==> flow/design.v <==
package params_pkg;
  parameter int COEFF_WIDTH    = 16;  
  parameter int DATA_WIDTH     = 12;  
  parameter int OUTPUT_WIDTH   = 16;  
  parameter int PIPELINE_DEPTH = 5;   
  parameter int NUM_TAPS       = 16;  
  parameter int INPUT_FRAC     = 11;  
  parameter int COEFF_FRAC     = 14;  
  parameter int OUTPUT_FRAC    = 14;  
  parameter int ACC_WIDTH      = 32;  
  localparam int PROD_WIDTH = DATA_WIDTH + COEFF_WIDTH;  
  localparam int SHIFT_RIGHT = (INPUT_FRAC + COEFF_FRAC) - OUTPUT_FRAC;  
  typedef logic signed [DATA_WIDTH-1:0]    in_t;
  typedef logic signed [COEFF_WIDTH-1:0]  coeff_t;
  typedef logic signed [PROD_WIDTH-1:0]   prod_t;
  typedef logic signed [ACC_WIDTH-1:0]    acc_t;
  typedef logic signed [OUTPUT_WIDTH-1:0] out_t;
  localparam logic [NUM_TAPS*COEFF_WIDTH-1:0] COEFF_ROM = {
    -16'sd28,
    -16'sd1014,
    -16'sd1589,
    -16'sd1638,
    -16'sd1153,
    -16'sd261,
    16'sd790,
    16'sd1710,
    16'sd2177,
    16'sd2110,
    16'sd1594,
    16'sd845,
    16'sd184,
    -16'sd179,
    -16'sd226,
    -16'sd116
  };
endpackage
import params_pkg::*;
module algorithm_core (
  input  logic                 clk,
  input  logic                 rst_n,
  input  logic                 s_valid,
  output logic                 s_ready,
  input  params_pkg::in_t      s_data,
  output logic                 m_valid,
  input  logic                 m_ready,
  output params_pkg::out_t     m_data
);
  assign s_ready = 1'b1;
  logic signed [DATA_WIDTH-1:0] samples [0:NUM_TAPS-1];
  logic valid_pipe [0:PIPELINE_DEPTH];
  logic signed [PROD_WIDTH-1:0] prods_comb [0:NUM_TAPS-1];
  params_pkg::acc_t prod_ext_comb [0:NUM_TAPS-1];
  params_pkg::acc_t stage_prod_reg   [0:NUM_TAPS-1];  
  params_pkg::acc_t stage_sum8_reg   [0:8-1];        
  params_pkg::acc_t stage_sum4_reg   [0:4-1];        
  params_pkg::acc_t stage_sum2_reg   [0:2-1];        
  params_pkg::acc_t stage_final_reg;                 
  genvar i;
  generate
    for (i = 0; i < NUM_TAPS; i++) begin : PROD_COMB
      always_comb begin
        prods_comb[i] = $signed(samples[i]) * $signed(COEFF_ROM[i*COEFF_WIDTH +: COEFF_WIDTH]);
        prod_ext_comb[i] = $signed({{(ACC_WIDTH-PROD_WIDTH){prods_comb[i][PROD_WIDTH-1]}}, prods_comb[i]});
      end
    end
  endgenerate
  integer idx;
  always_ff @(posedge clk or negedge rst_n) begin
    if (!rst_n) begin
      for (idx = 0; idx < NUM_TAPS; idx = idx + 1) begin
        samples[idx] <= '0;
      end
      for (idx = 0; idx <= PIPELINE_DEPTH; idx = idx + 1) begin
        valid_pipe[idx] <= 1'b0;
      end
      for (idx = 0; idx < NUM_TAPS; idx = idx + 1) begin
        stage_prod_reg[idx] <= '0;
      end
      for (idx = 0; idx < 8; idx = idx + 1) begin
        stage_sum8_reg[idx] <= '0;
      end
      for (idx = 0; idx < 4; idx = idx + 1) begin
        stage_sum4_reg[idx] <= '0;
      end
      for (idx = 0; idx < 2; idx = idx + 1) begin
        stage_sum2_reg[idx] <= '0;
      end
      stage_final_reg <= '0;
    end else begin
      if (s_valid && s_ready) begin
        for (idx = NUM_TAPS-1; idx >= 1; idx = idx - 1) begin
          samples[idx] <= samples[idx-1];
        end
        samples[0] <= s_data;
      end
      valid_pipe[0] <= s_valid & s_ready;
      for (idx = 0; idx < PIPELINE_DEPTH; idx = idx + 1) begin
        valid_pipe[idx+1] <= valid_pipe[idx];
      end
      for (idx = 0; idx < NUM_TAPS; idx = idx + 1) begin
        stage_prod_reg[idx] <= prod_ext_comb[idx];
      end
      for (idx = 0; idx < 8; idx = idx + 1) begin
        stage_sum8_reg[idx] <= stage_prod_reg[2*idx] + stage_prod_reg[2*idx + 1];
      end
      for (idx = 0; idx < 4; idx = idx + 1) begin
        stage_sum4_reg[idx] <= stage_sum8_reg[2*idx] + stage_sum8_reg[2*idx + 1];
      end
      for (idx = 0; idx < 2; idx = idx + 1) begin
        stage_sum2_reg[idx] <= stage_sum4_reg[2*idx] + stage_sum4_reg[2*idx + 1];
      end
      stage_final_reg <= stage_sum2_reg[0] + stage_sum2_reg[1];
    end
  end
  logic signed [ACC_WIDTH-1:0] shifted_acc;
  always_comb begin
    if (SHIFT_RIGHT >= 0)
      shifted_acc = $signed(stage_final_reg) >>> SHIFT_RIGHT;
    else
      shifted_acc = $signed(stage_final_reg) <<< (-SHIFT_RIGHT);
  end
  assign m_data  = params_pkg::out_t'(shifted_acc[OUTPUT_WIDTH-1:0]);
  assign m_valid = valid_pipe[PIPELINE_DEPTH];
endmodule
import params_pkg::*;
module algorithm_top (
  input  logic                 clk,
  input  logic                 rst_n,
  input  logic                 s_valid,
  output logic                 s_ready,
  input  params_pkg::in_t      s_data,
  output logic                 m_valid,
  input  logic                 m_ready,
  output params_pkg::out_t     m_data
);
  algorithm_core u_core (
    .clk      (clk),
    .rst_n    (rst_n),
    .s_valid  (s_valid),
    .s_ready  (s_ready),
    .s_data   (s_data),
    .m_valid  (m_valid),
    .m_ready  (m_ready),
    .m_data   (m_data)
  );
endmodule
## Tool chain data of algorithm_top

What the tools print for algorithm_top, step after step.
Lines are those of the file above, counted from 1.
Operators carry their Yosys type and port widths (W data, S select, Z words).
Cell names lack the library's common part.
The mark -- stands for no value.

| set-up | value |
|---|---|
| top module | algorithm_top |
| clock port | clk |
| library | sky130hd |
| timing corner | tt_025C_1v80 |

## Word level

Source: Yosys, flattened and elaborated. Widths are those after wreduce; folded enables and synchronous resets count as part of the registers. Registers that Yosys merges into a memory's read port (data or address) are not register bits. Print and check cells do not count. Equal cells are merged and count once.

| cells by class | value |
|---|---|
| $add $sub $neg | 15 |
| $mul | 16 |

Operators by type and width:

| kind | count |
|---|---|
| $mul A12 B11 Y23 const B | 4 |
| $mul A12 B12 Y24 const B | 3 |
| $mul A12 B10 Y22 const B | 3 |
| $mul A12 B13 Y25 const B | 1 |
| $mul A12 B6 Y18 const B | 2 |
| $mul A12 B9 Y21 const B | 1 |
| $mul A12 B8 Y20 const B | 1 |
| $add A27 B27 Y27 | 3 |
| $mul A12 B4 Y16 const B | 1 |
| $add A25 B25 Y26 | 2 |
| $add A25 B26 Y27 | 1 |
| $add A25 B24 Y26 | 1 |
| $add A22 B24 Y25 | 1 |
| $add A23 B24 Y25 | 1 |
| $add A24 B23 Y25 | 1 |
| $add A24 B24 Y25 | 1 |
| $add A23 B18 Y24 | 1 |
| $add A22 B22 Y23 | 1 |
| $add A20 B21 Y22 | 1 |
| $add A21 B21 Y22 | 1 |

| word-level totals | value |
|---|---|
| register bits after elaboration | 929 |

## Logic depth

Depth = most cells in a row (Yosys ltp): at word level without a register or memory, in the mapped netlist without a sequential cell, where the memories' decode and read muxes count.

| depth | value |
|---|---|
| word-level depth | 1 |
| ABC_AREA | 0 |
| gate-level depth with buffers | 21 |
| depth with buffers taken out | 21 |

## Netlist

The flow's flattened synthesis, as Yosys stat reports it; memories are mapped. The netlist is that of the ABC_AREA named above (0 if unset); the other value can give another one.

| mapped netlist | value |
|---|---|
| standard cells after synthesis | 7508 |
| area of sequential cells | 22746.8 µm² |
| buffers | 68 |
| chip area (Yosys) | 77071.4 µm² |
| mapped flip-flops | 909 |

Cell types:

| cell type | count | total area (µm²) |
|---|---|---|
| dfrtp_1 | 909 | 2.27E+04 |
| ha_1 | 1374 | 1.72E+04 |
| fa_1 | 569 | 1.14E+04 |
| inv_1 | 1372 | 5.15E+03 |
| xnor2_1 | 434 | 3.8E+03 |
| a21oi_1 | 392 | 1.96E+03 |
| o21ai_0 | 318 | 1.59E+03 |
| a21o_1 | 191 | 1.43E+03 |
| xor2_1 | 152 | 1.33E+03 |
| nand2_1 | 347 | 1.3E+03 |
| nor2_1 | 294 | 1.1E+03 |
| mux2_2 | 69 | 776.995 |
| o21bai_1 | 80 | 600.576 |
| nor2b_1 | 81 | 506.736 |
| nand3_1 | 99 | 495.475 |
| nor3_1 | 96 | 480.461 |
| o21a_1 | 51 | 382.867 |
| nand2b_1 | 59 | 369.104 |

Not listed: further types 72, cells in them 621.
The figures by module come from a second, unflattened synthesis with its own total; it is not the netlist above.

| second synthesis, totals | value |
|---|---|
| cells (unflattened synthesis) | 7374 |
| area total of the unflattened synthesis | 76423.3 µm² |

Each row is one instance without its submodules.

By module:

| module | cells | sequential area (µm²) | area (µm²) | instances |
|---|---|---|---|---|
| algorithm_core | 7374 | 22746.8 | 76423.3 | 1 |
| algorithm_top | 0 | 0.0 | 0.0 | 1 |

## Worst setup path after synthesis

OpenSTA on the mapped netlist: ideal clock, no wires. The path of least setup slack (recovery checks aside). Input and output delay are each 20% of the period. Register names are those of the netlist, which keeps one name where synthesis merged equal registers.

| path post-synthesis | value |
|---|---|
| kind | reg-to-reg |
| from | register u_core.samples[10][11] |
| to | register u_core.stage_prod_reg[10][21] |
| arrival | 5123 ps |
| required time | 5936 ps |
| launch time at the first pin | 0 ps |
| period | 6000 ps |
| stages on the path | 17 |
| library setup time | 64 ps |
| path slack | 813 ps |
| path buffers | 1 |
| delay of the path | 5187 ps |
| synthesis period reached | 5187 ps |

"delay of the path" = arrival - input delay + setup time.
"stages on the path": output pins that drive a net of the path, with the launching flip-flop's if there is one; two outputs of one cell count as two.
"synthesis period reached" = period - worst setup slack (recovery checks aside). The figure is calculated, with input and output delays left at 20% of the set period.
Between the ends stands the longest chain of elaborated cells between them, by number of cells; it is not shown to be the way that was timed. Of several equally long chains one is given.
A line is the first line of the expression or statement that the cell stems from. Yosys adds cells for indexed reads and writes and turns some case tables into memories.

| between the ends, post-synthesis | value |
|---|---|
| cells stage by stage | dfrtp_1 clkbuf_1 inv_1 fa_1 inv_1 fa_1 fa_1 fa_1 inv_1 fa_1 inv_1 ha_1 and4_1 a221o_1 o41a_1 nor4b_1 a211o_1 |
| cells in the longest elaborated chain | 1 |

Ends and longest elaborated chain, post-synthesis:

| element | RTL line | source |
|---|---|---|
| from (decl) | 49 | `logic signed [DATA_WIDTH-1:0] samples [0:NUM_TAPS-1];` |
| from (assign) | 71 | `samples[idx] <= '0;` |
| from (assign) | 92 | `samples[idx] <= samples[idx-1];` |
| $mul A12 B10 Y22 | 62 | `prods_comb[i] = $signed(samples[i]) * $signed(COEFF_ROM[i*COEFF_WIDTH +: COEFF_WIDTH]);` |
| to (assign) | 77 | `stage_prod_reg[idx] <= '0;` |
| to (assign) | 101 | `stage_prod_reg[idx] <= prod_ext_comb[idx];` |
| to (decl) | 53 | `params_pkg::acc_t stage_prod_reg   [0:NUM_TAPS-1];` |

## Timing after layout

From the final timing report of stored run 1: the path of least setup slack in the routed layout; clock arrival at registers is part of the times.
The report prints the path's times to 10 ps; the period is as set.

| path post-layout | value |
|---|---|
| kind | reg-to-reg |
| from | register u_core.samples[10][11] |
| to | register u_core.stage_prod_reg[10][21] |
| library setup time | 60 ps |
| path slack | 1920 ps |
| required time | 8340 ps |
| arrival | 6420 ps |
| launch time at the first pin | 750 ps |
| stages on the path | 18 |
| period | 7650 ps |
| path buffers | 0 |

Between the ends stands the longest chain of elaborated cells between them, by number of cells; it is not shown to be the way that was timed. Of several equally long chains one is given.

| between the ends, post-layout | value |
|---|---|
| cells stage by stage | dfrtp_1 ha_1 fa_1 inv_1 fa_1 fa_1 inv_1 fa_1 inv_1 ha_1 a21o_1 a21o_1 a21o_1 and3_1 a221o_1 o41a_1 nor4b_1 a211o_1 |
| cells in the longest elaborated chain | 1 |

Ends and longest elaborated chain, post-layout:

| element | RTL line | source |
|---|---|---|
| from (decl) | 49 | `logic signed [DATA_WIDTH-1:0] samples [0:NUM_TAPS-1];` |
| from (assign) | 71 | `samples[idx] <= '0;` |
| from (assign) | 92 | `samples[idx] <= samples[idx-1];` |
| $mul A12 B10 Y22 | 62 | `prods_comb[i] = $signed(samples[i]) * $signed(COEFF_ROM[i*COEFF_WIDTH +: COEFF_WIDTH]);` |
| to (assign) | 77 | `stage_prod_reg[idx] <= '0;` |
| to (assign) | 101 | `stage_prod_reg[idx] <= prod_ext_comb[idx];` |
| to (decl) | 53 | `params_pkg::acc_t stage_prod_reg   [0:NUM_TAPS-1];` |

==> runs of algorithm_top <==
Record of 5 stored runs of the RTL-to-layout flow on algorithm_top, platform sky130hd. The runs are unordered. Constraints: input delay and output delay 20% of the set period each, output load 0.01 pF.
"clock period achieved" = clock period - worst setup slack. The figure is calculated, with input and output delays left at 20% of the set period.
"critical path time" = time allowed to the worst setup path (clock period - input delay - output delay, where it has them) - its slack; a late launch clock adds to it, a late capture clock takes from it.
"critical path time" is given in steps of 10 ps.
A setting shown as n/a is not set for that run.

| name | stored run 1 | stored run 2 | stored run 3 | stored run 4 | stored run 5 |
|---|---|---|---|---|---|
| CAP_MARGIN | 10 | 20 | 20 | 20 | 20 |
| CELL_PAD_IN_SITES_DETAIL_PLACEMENT | 1 | n/a | n/a | n/a | 2 |
| CORE_ASPECT_RATIO | 1.38 | n/a | n/a | n/a | n/a |
| CORE_UTILIZATION | 33 | 40 | 40 | 40 | 32 |
| CTS_CLUSTER_DIAMETER | 397 | n/a | n/a | n/a | n/a |
| GPL_ROUTABILITY_DRIVEN | 1 | n/a | n/a | n/a | 1 |
| MAX_ROUTING_LAYER | met4 | n/a | n/a | n/a | n/a |
| PLACE_DENSITY_LB_ADDON | 0.11 | n/a | n/a | n/a | 0.18 |
| SETUP_SLACK_MARGIN | -0.03 | n/a | n/a | 0.28 | 0.14 |
| SLEW_MARGIN | 15 | 20 | 20 | 20 | 20 |
| period_ns | 7.65 | 6.0 | 9.55 | 5.56 | 4.61 |
| CORE_MARGIN | 2 | 2 | 2 | 2 | 3 |
| GPL_TIMING_DRIVEN | n/a | n/a | n/a | n/a | 1 |
| utilization in the final report (%) | 36.6 | 44.0 | 43.8 | 44.0 | 39.5 |
| standard-cell area after routing (µm²) | 84991.5 | 84548.6 | 84106.9 | 84473.5 | 94247.9 |
| clock period achieved (ps) | 5726 | 5493 | 5713 | 5223 | 5280 |
| lowest setup slack (ps) | 1924 | 507 | 3837 | 337 | -670 |
| netlist area reported by Yosys (µm²) | 77071.4 | 77071.4 | 77071.4 | 77071.4 | 77071.4 |
| overall die area (µm²) | 237482.0 | 196205.0 | 196205.0 | 196205.0 | 246770.0 |
| setup total negative slack (ps) | 0 | 0 | 0 | 0 | -5689 |
| critical path time (ps) | 5730 | 5490 | 5710 | 5220 | 5280 |
| worst setup path kind | reg-to-reg | reg-to-reg | reg-to-reg | reg-to-reg | reg-to-reg |
